==> flow/design.v <==
module cordic_dds # (
   parameter DW = 16,                
   parameter PIPE_DEPTH = 14,        
   parameter limP = 16'h4dba         
)
( 
   sin_o, cos_o, err_o,
   clk, phase_i
);
   input             clk;
   input [DW-1:0]    phase_i;        
   output [DW:0]     sin_o, cos_o;   
   output [DW:0]     err_o;          
   reg [DW:0] cos_r, sin_o_r;
   reg [DW:0] x[PIPE_DEPTH:0];
   reg [DW:0] y[PIPE_DEPTH:0];
   reg [DW:0] z[PIPE_DEPTH:0];
   reg [1:0] quadrant [PIPE_DEPTH:0];
   wire [DW:0] atan_rom[PIPE_DEPTH:0];
   assign atan_rom[0] = 8189;
   assign atan_rom[1] = 4834;
   assign atan_rom[2] = 2554;
   assign atan_rom[3] = 1296;
   assign atan_rom[4] = 650;
   assign atan_rom[5] = 325;
   assign atan_rom[6] = 162;
   assign atan_rom[7] = 81;
   assign atan_rom[8] = 40;
   assign atan_rom[9] = 20;
   assign atan_rom[10] = 10;
   assign atan_rom[11] = 5;
   assign atan_rom[12] = 2;
   assign atan_rom[13] = 1;
   assign atan_rom[14] = 0;
   always @ (posedge clk) begin  
      x[0] <= {1'b0, limP};
      y[0] <= 0;
      z[0] <= {3'b0, phase_i[DW-1-2:0]};  
   end
   always @ (posedge clk) begin  
      x[1] <= x[0] - y[0];
      y[1] <= x[0] + y[0];
      z[1] <= z[0] - atan_rom[0];  
   end
   generate
      genvar k;
      for(k=1; k<PIPE_DEPTH; k=k+1) begin
         always @ (posedge clk) begin
            if (z[k][DW]) begin  
               x[k+1] <= x[k] + {{k{y[k][DW]}},y[k][DW:k]};  
               y[k+1] <= y[k] - {{k{x[k][DW]}},x[k][DW:k]};  
               z[k+1] <= z[k] + atan_rom[k];
            end else begin
               x[k+1] <= x[k] - {{k{y[k][DW]}},y[k][DW:k]};
               y[k+1] <= y[k] + {{k{x[k][DW]}},x[k][DW:k]};
               z[k+1] <= z[k] - atan_rom[k];
            end
         end
      end
   endgenerate
   always @ (posedge clk) begin
      quadrant[0] <= phase_i[DW-1:DW-2];
   end
   generate
      genvar j;
      for(j=0; j<PIPE_DEPTH; j=j+1) begin
         always @ (posedge clk) begin
            quadrant[j+1] <= quadrant[j];
         end
      end
   endgenerate
   always @ (posedge clk)
      case(quadrant[PIPE_DEPTH])
         2'b00: begin
            cos_r <= x[PIPE_DEPTH];  
            sin_o_r <= y[PIPE_DEPTH];  
         end
         2'b01: begin
            cos_r <= ~(y[PIPE_DEPTH]) + 1'b1;  
            sin_o_r <= x[PIPE_DEPTH];  
         end
         2'b10: begin
            cos_r <= ~(x[PIPE_DEPTH]) + 1'b1;  
            sin_o_r <= ~(y[PIPE_DEPTH]) + 1'b1;  
         end
         2'b11: begin
            cos_r <= y[PIPE_DEPTH];  
            sin_o_r <= ~(x[PIPE_DEPTH]) + 1'b1;  
         end
      endcase
   assign cos_o = cos_r;
   assign sin_o = sin_o_r;
   assign err_o = z[PIPE_DEPTH];
endmodule
======== Reports on cordic_dds ========
Tool output for the design above, in the order of the flow.
Line numbers count from 1 in the design file above.
Library cell names are shortened.
Not given: -
set-up
  top ..................................... cordic_dds
  clock input ............................. clk
  library ................................. sky130hd
  library corner .......................... tt_025C_1v80

======== Word level ========
Counts by Yosys on the flattened word-level netlist (proc, flatten, opt, wreduce). Print and check cells are left out. Cells with the same type and inputs are merged into one.
word-level totals
  flip-flop bits (word level) ............. 752
  output and inout bits ................... 51
  word-level cells ........................ 182
operators by class
  add/subtract/negate cells ............... 77
  equality and inequality tests ........... 3
  multiplexer cells ....................... 41
  bitwise gates (word level) .............. 2
  reduce/logical cells .................... 1
operators by type and width
  cell                                                  number
  two-way mux 17 bit                                    37
  adder 17 bit                                          22
  subtractor 17 bit                                     22
  parallel mux 17 bit (select 4 bit)                    2
  adder 17 x 1 -> 17 bit (second input constant)        3
  NOT 17 bit                                            2
  adder 15 x 13 -> 16 bit                               2
  subtractor 15 x 13 -> 16 bit                          2
  two-way mux 15 bit                                    2
  subtractor 17 x 1 -> 17 bit (second input constant)   1
  adder 17 x 10 -> 17 bit (second input constant)       1
  subtractor 17 x 10 -> 17 bit (second input constant)  1
  adder 17 x 11 -> 17 bit (second input constant)       1
  subtractor 17 x 11 -> 17 bit (second input constant)  1
  adder 17 x 12 -> 17 bit (second input constant)       1
  subtractor 17 x 12 -> 17 bit (second input constant)  1
  adder 17 x 13 -> 17 bit (second input constant)       1
  subtractor 17 x 13 -> 17 bit (second input constant)  1
  adder 17 x 2 -> 17 bit (second input constant)        1
  subtractor 17 x 2 -> 17 bit (second input constant)   1
  adder 17 x 3 -> 17 bit (second input constant)        1
  subtractor 17 x 3 -> 17 bit (second input constant)   1
  adder 17 x 4 -> 17 bit (second input constant)        1
  subtractor 17 x 4 -> 17 bit (second input constant)   1
  adder 17 x 5 -> 17 bit (second input constant)        1
  subtractor 17 x 5 -> 17 bit (second input constant)   1
  adder 17 x 6 -> 17 bit (second input constant)        1
  subtractor 17 x 6 -> 17 bit (second input constant)   1
Not listed: further kinds 10, cells in them 11.

======== Logic depth ========
Depth = most cells in a row (Yosys ltp): at word level without a register or memory, in the mapped netlist without a sequential cell, where the memories' decode and read muxes count.
depth
  depth after elaboration ................. 3
  ABC_AREA ................................ 1
  depth in mapped cells ................... 20

======== Synthesis result ========
Yosys stat after the flow's synthesis: flattened, memories mapped to cells. It holds for the ABC_AREA given above (unset counts as 0); a run with the other value may have another netlist.
cell types
  cell      number  area in all (um^2)
  dfxtp_1   718     1.44E+04
  nand2_1   2133    8.01E+03
  ha_1      597     7.47E+03
  xor2_1    415     3.63E+03
  inv_1     908     3.41E+03
  nand3_1   596     2.98E+03
  a21oi_1   551     2.76E+03
  nor2_1    667     2.5E+03
  o21ai_0   320     1.6E+03
  fa_1      35      700.672
  xnor2_1   54      472.954
  nand4_1   74      462.944
  a21o_1    58      435.418
  and2_1    56      350.336
  o21ai_2   27      236.477
  nor3_1    43      215.206
  o21bai_1  25      187.68
  buf_2     33      165.158
Other cell types: 31; their cells: 182.
synthesis totals
  cell count .............................. 7492
  mapped area ............................. 51246.6 um^2
  sequential part of the area ............. 14373.8 um^2
  flip-flops .............................. 718

======== Path before layout ========
Path of least setup slack by OpenSTA after synthesis, without wires, with an ideal clock, recovery checks aside; 20% of the period is set as input and as output delay. Where synthesis merged equal registers, the netlist keeps one of their names.
path post-synthesis
  path type ............................... reg-to-reg
  start point ............................. register y[8][8]
  end point ............................... register x[9][15]
  period .................................. 5.0 ns
  library setup time ...................... 0.112 ns
  launch time at the first pin ............ 0.000 ns
  data arrival time ....................... 2.214 ns
  data required time ...................... 4.888 ns
  slack ................................... 2.674 ns
  path delay .............................. 2.326 ns
  stages .................................. 19
  path buffers ............................ 0
  synthesis period reached ................ 2.326 ns
"path delay" = arrival - input delay + setup time.
"stages" counts driving pins, that of a launching flip-flop among them; a cell with two outputs on the path counts twice.
"synthesis period reached" is the clock period less the worst setup slack; recovery checks do not enter. This is arithmetic on one report: input and output delays are still those of the set period (20% each).
The rows between start and end are the longest chain of elaborated cells between them; the timing report does not say that the signal goes this way. Where chains are equally long, one stands for them.
Each line given opens the expression or statement behind the cell; cells for indexed reads and writes are added by Yosys, which also makes memories of some case tables.
between the ends, post-synthesis
  path through ............................ dfxtp_1 -> inv_1 -> ha_1 -> inv_1 -> nor2_1 -> nand3_1 -> nor2_1 -> nand2_1 -> ha_1 -> nand2_1 -> nand2_1 -> inv_1 -> ha_1 -> a21oi_1 -> o21ai_0 -> a21oi_1 -> nand2_1 -> nand2_1 -> nand2_1
  length of the longest elaborated chain .. 2
  elaborated cells on any way between the ends .. 3
  RTL lines with such cells ............... 3
ends and longest elaborated chain, post-synthesis
  element             line  source
  start: declaration  16    reg [DW:0] y[PIPE_DEPTH:0];
  start: assignment   51    y[k+1] <= y[k] - {{k{x[k][DW]}},x[k][DW:k]};
  start: assignment   55    y[k+1] <= y[k] + {{k{x[k][DW]}},x[k][DW:k]};
  subtractor 17 bit   54    x[k+1] <= x[k] - {{k{y[k][DW]}},y[k][DW:k]};
  two-way mux 17 bit  49    if (z[k][DW]) begin
  end: assignment     50    x[k+1] <= x[k] + {{k{y[k][DW]}},y[k][DW:k]};
  end: assignment     54
  end: declaration    15    reg [DW:0] x[PIPE_DEPTH:0];

======== Worst path after layout ========
From the final timing report of run 1: the path of least setup slack in the routed layout; clock arrival at registers is part of the times.
path after layout
  path type ............................... reg-to-reg
  start point ............................. register z[6][16]
  end point ............................... register x[7][16]
  period .................................. 7.0 ns
  library setup time ...................... 0.09 ns
  launch time at the first pin ............ 0.65 ns
  data arrival time ....................... 3.86 ns
  data required time ...................... 7.56 ns
  slack ................................... 3.70 ns
  stages .................................. 14
  path buffers ............................ 1
The rows between start and end are the longest chain of elaborated cells between them; the timing report does not say that the signal goes this way. Where chains are equally long, one stands for them.
between the ends, after layout
  path through ............................ dfxtp_1 -> inv_1 -> buf_2 -> o21ai_0 -> fa_1 -> nand2_1 -> nand2_1 -> nand3_1 -> nand2_1 -> nand2_1 -> nand2_1 -> inv_1 -> nand2_1 -> nand2_1
  length of the longest elaborated chain .. 1
  elaborated cells on any way between the ends .. 1
  RTL lines with such cells ............... 1
ends and longest elaborated chain, after layout
  element             line  source
  start: declaration  17    reg [DW:0] z[PIPE_DEPTH:0];
  start: assignment   52    z[k+1] <= z[k] + atan_rom[k];
  start: assignment   56    z[k+1] <= z[k] - atan_rom[k];
  two-way mux 17 bit  49    if (z[k][DW]) begin
  end: assignment     50    x[k+1] <= x[k] + {{k{y[k][DW]}},y[k][DW:k]};
  end: assignment     54    x[k+1] <= x[k] - {{k{y[k][DW]}},y[k][DW:k]};
  end: declaration    15    reg [DW:0] x[PIPE_DEPTH:0];

Below are 4 stored runs of the flow (Yosys, OpenROAD; platform sky130hd) on cordic_dds, each with its settings and what was measured, unordered. Constraints: input delay and output delay 20% of the set period each, output load 0.01 pF.
"achieved clock period (ns)" = clock period - worst setup slack. The figure is calculated, with input and output delays left at 20% of the set period.
"worst setup path time (ns)" means the part of the period allowed to the worst setup path (the constraints hold back 20% at inputs and 20% at outputs) less its slack; where the path has registers, the arrival times of their clocks count too.

Flow files of run 1
==> flow/run.sh <==
#!/bin/bash
# the make line also repeats the synthesis and layout settings of config.mk as NAME=value (left out here)
make -C /OpenROAD-flow-scripts/flow DESIGN_CONFIG=/design/flow/config.mk WORK_HOME=/design/flow/orfs CLKGATE_MAP_FILE= finish
==> flow/config.mk <==
export PLATFORM = sky130hd
export DESIGN_NAME = cordic_dds
export DESIGN_NICKNAME = cordic_dds
export VERILOG_FILES = /design/flow/design.v
export SDC_FILE = /design/flow/constraint.sdc
export NUM_CORES = 4
export LEC_CHECK = 0
export ABC_AREA = 1
export CAP_MARGIN = 0
export CELL_PAD_IN_SITES_DETAIL_PLACEMENT = 0
export CELL_PAD_IN_SITES_GLOBAL_PLACEMENT = 2
export CORE_MARGIN = 9
export CORE_UTILIZATION = 20
export CTS_CLUSTER_DIAMETER = 232
export CTS_CLUSTER_SIZE = 23
export GPL_ROUTABILITY_DRIVEN = 1
export GPL_TIMING_DRIVEN = 0
export MIN_ROUTING_LAYER = met1
export PLACE_DENSITY_LB_ADDON = 0.27
export SETUP_SLACK_MARGIN = 0.04
export SLEW_MARGIN = 40
export TNS_END_PERCENT = 10
==> flow/constraint.sdc <==
create_clock -name core_clock -period 7.0 [get_ports {clk}]
set_input_delay 1.4000 -clock core_clock [delete_from_list [all_inputs] [get_ports {clk}]]
set_output_delay 1.4000 -clock core_clock [all_outputs]
set_load 0.01 [all_outputs]

report of run 1
yosys chip area after synthesis (um^2): 51246.6
finish__design__die__area: 274780.0
finish__design__instance__area__stdcell: 57113.5
finish__design__instance__utilization: 0.2245
finish__timing__setup__ws: 3.697
finish__timing__setup__tns: 0.000
finish__timing__hold__ws: 0.328
achieved clock period (ns): 3.303
worst setup path time (ns): 3.30
worst setup path kind: reg-to-reg

Flow files of run 2
==> flow/run.sh <==
#!/bin/bash
# the make line also repeats the synthesis and layout settings of config.mk as NAME=value (left out here)
make -C /OpenROAD-flow-scripts/flow DESIGN_CONFIG=/design/flow/config.mk WORK_HOME=/design/flow/orfs CLKGATE_MAP_FILE= finish
==> flow/config.mk <==
export PLATFORM = sky130hd
export DESIGN_NAME = cordic_dds
export DESIGN_NICKNAME = cordic_dds
export VERILOG_FILES = /design/flow/design.v
export SDC_FILE = /design/flow/constraint.sdc
export NUM_CORES = 4
export LEC_CHECK = 0
export CAP_MARGIN = 0
export CELL_PAD_IN_SITES_DETAIL_PLACEMENT = 2
export CORE_MARGIN = 2
export CORE_UTILIZATION = 31
export CTS_CLUSTER_DIAMETER = 232
export CTS_CLUSTER_SIZE = 23
export GPL_ROUTABILITY_DRIVEN = 0
export GPL_TIMING_DRIVEN = 1
export HOLD_SLACK_MARGIN = 0.08
export MIN_ROUTING_LAYER = met1
export PLACE_DENSITY_LB_ADDON = 0.27
export SETUP_SLACK_MARGIN = 0.04
export SLEW_MARGIN = 40
export TNS_END_PERCENT = 10
==> flow/constraint.sdc <==
create_clock -name core_clock -period 7.0 [get_ports {clk}]
set_input_delay 1.4000 -clock core_clock [delete_from_list [all_inputs] [get_ports {clk}]]
set_output_delay 1.4000 -clock core_clock [all_outputs]
set_load 0.01 [all_outputs]

report of run 2
yosys chip area after synthesis (um^2): 43683.1
finish__design__die__area: 143933.0
finish__design__instance__area__stdcell: 47563.1
finish__design__instance__utilization: 0.3405
finish__timing__setup__ws: 2.880
finish__timing__setup__tns: 0.000
finish__timing__hold__ws: 0.330
achieved clock period (ns): 4.120
worst setup path time (ns): 4.12
worst setup path kind: reg-to-reg

Flow files of run 3
==> flow/run.sh <==
#!/bin/bash
# the make line also repeats the synthesis and layout settings of config.mk as NAME=value (left out here)
make -C /OpenROAD-flow-scripts/flow DESIGN_CONFIG=/design/flow/config.mk WORK_HOME=/design/flow/orfs CLKGATE_MAP_FILE= finish
==> flow/config.mk <==
export PLATFORM = sky130hd
export DESIGN_NAME = cordic_dds
export DESIGN_NICKNAME = cordic_dds
export VERILOG_FILES = /design/flow/design.v
export SDC_FILE = /design/flow/constraint.sdc
export NUM_CORES = 4
export LEC_CHECK = 0
export ABC_AREA = 0
export CAP_MARGIN = 0
export CELL_PAD_IN_SITES_GLOBAL_PLACEMENT = 3
export CORE_ASPECT_RATIO = 1.11
export CORE_MARGIN = 8
export CORE_UTILIZATION = 39
export CTS_CLUSTER_DIAMETER = 131
export GPL_ROUTABILITY_DRIVEN = 0
export GPL_TIMING_DRIVEN = 0
export MAX_ROUTING_LAYER = met4
export SETUP_SLACK_MARGIN = 0.58
export SLEW_MARGIN = 20
export TNS_END_PERCENT = 75
==> flow/constraint.sdc <==
create_clock -name core_clock -period 5.0 [get_ports {clk}]
set_input_delay 1.0000 -clock core_clock [delete_from_list [all_inputs] [get_ports {clk}]]
set_output_delay 1.0000 -clock core_clock [all_outputs]
set_load 0.01 [all_outputs]

report of run 3
yosys chip area after synthesis (um^2): 43683.1
finish__design__die__area: 122989.0
finish__design__instance__area__stdcell: 49098.3
finish__design__instance__utilization: 0.4415
finish__timing__setup__ws: 0.859
finish__timing__setup__tns: 0.000
finish__timing__hold__ws: 0.323
achieved clock period (ns): 4.141
worst setup path time (ns): 4.14
worst setup path kind: reg-to-reg

Flow files of run 4
==> flow/run.sh <==
#!/bin/bash
# the make line also repeats the synthesis and layout settings of config.mk as NAME=value (left out here)
make -C /OpenROAD-flow-scripts/flow DESIGN_CONFIG=/design/flow/config.mk WORK_HOME=/design/flow/orfs CLKGATE_MAP_FILE= finish
==> flow/config.mk <==
export PLATFORM = sky130hd
export DESIGN_NAME = cordic_dds
export DESIGN_NICKNAME = cordic_dds
export VERILOG_FILES = /design/flow/design.v
export SDC_FILE = /design/flow/constraint.sdc
export NUM_CORES = 4
export LEC_CHECK = 0
export CAP_MARGIN = 20
export CELL_PAD_IN_SITES_DETAIL_PLACEMENT = 2
export CORE_MARGIN = 2
export CORE_UTILIZATION = 26
export CTS_CLUSTER_DIAMETER = 232
export CTS_CLUSTER_SIZE = 23
export GPL_ROUTABILITY_DRIVEN = 0
export GPL_TIMING_DRIVEN = 1
export HOLD_SLACK_MARGIN = 0.08
export MIN_ROUTING_LAYER = met2
export PLACE_DENSITY_LB_ADDON = 0.27
export SETUP_SLACK_MARGIN = 0.04
export SLEW_MARGIN = 40
export TNS_END_PERCENT = 10
==> flow/constraint.sdc <==
create_clock -name core_clock -period 7.0 [get_ports {clk}]
set_input_delay 1.4000 -clock core_clock [delete_from_list [all_inputs] [get_ports {clk}]]
set_output_delay 1.4000 -clock core_clock [all_outputs]
set_load 0.01 [all_outputs]

report of run 4
yosys chip area after synthesis (um^2): 43683.1
finish__design__die__area: 171305.0
finish__design__instance__area__stdcell: 47927.2
finish__design__instance__utilization: 0.2869
finish__timing__setup__ws: 2.654
finish__timing__setup__tns: 0.000
finish__timing__hold__ws: 0.329
achieved clock period (ns): 4.346
worst setup path time (ns): 4.35
worst setup path kind: reg-to-reg
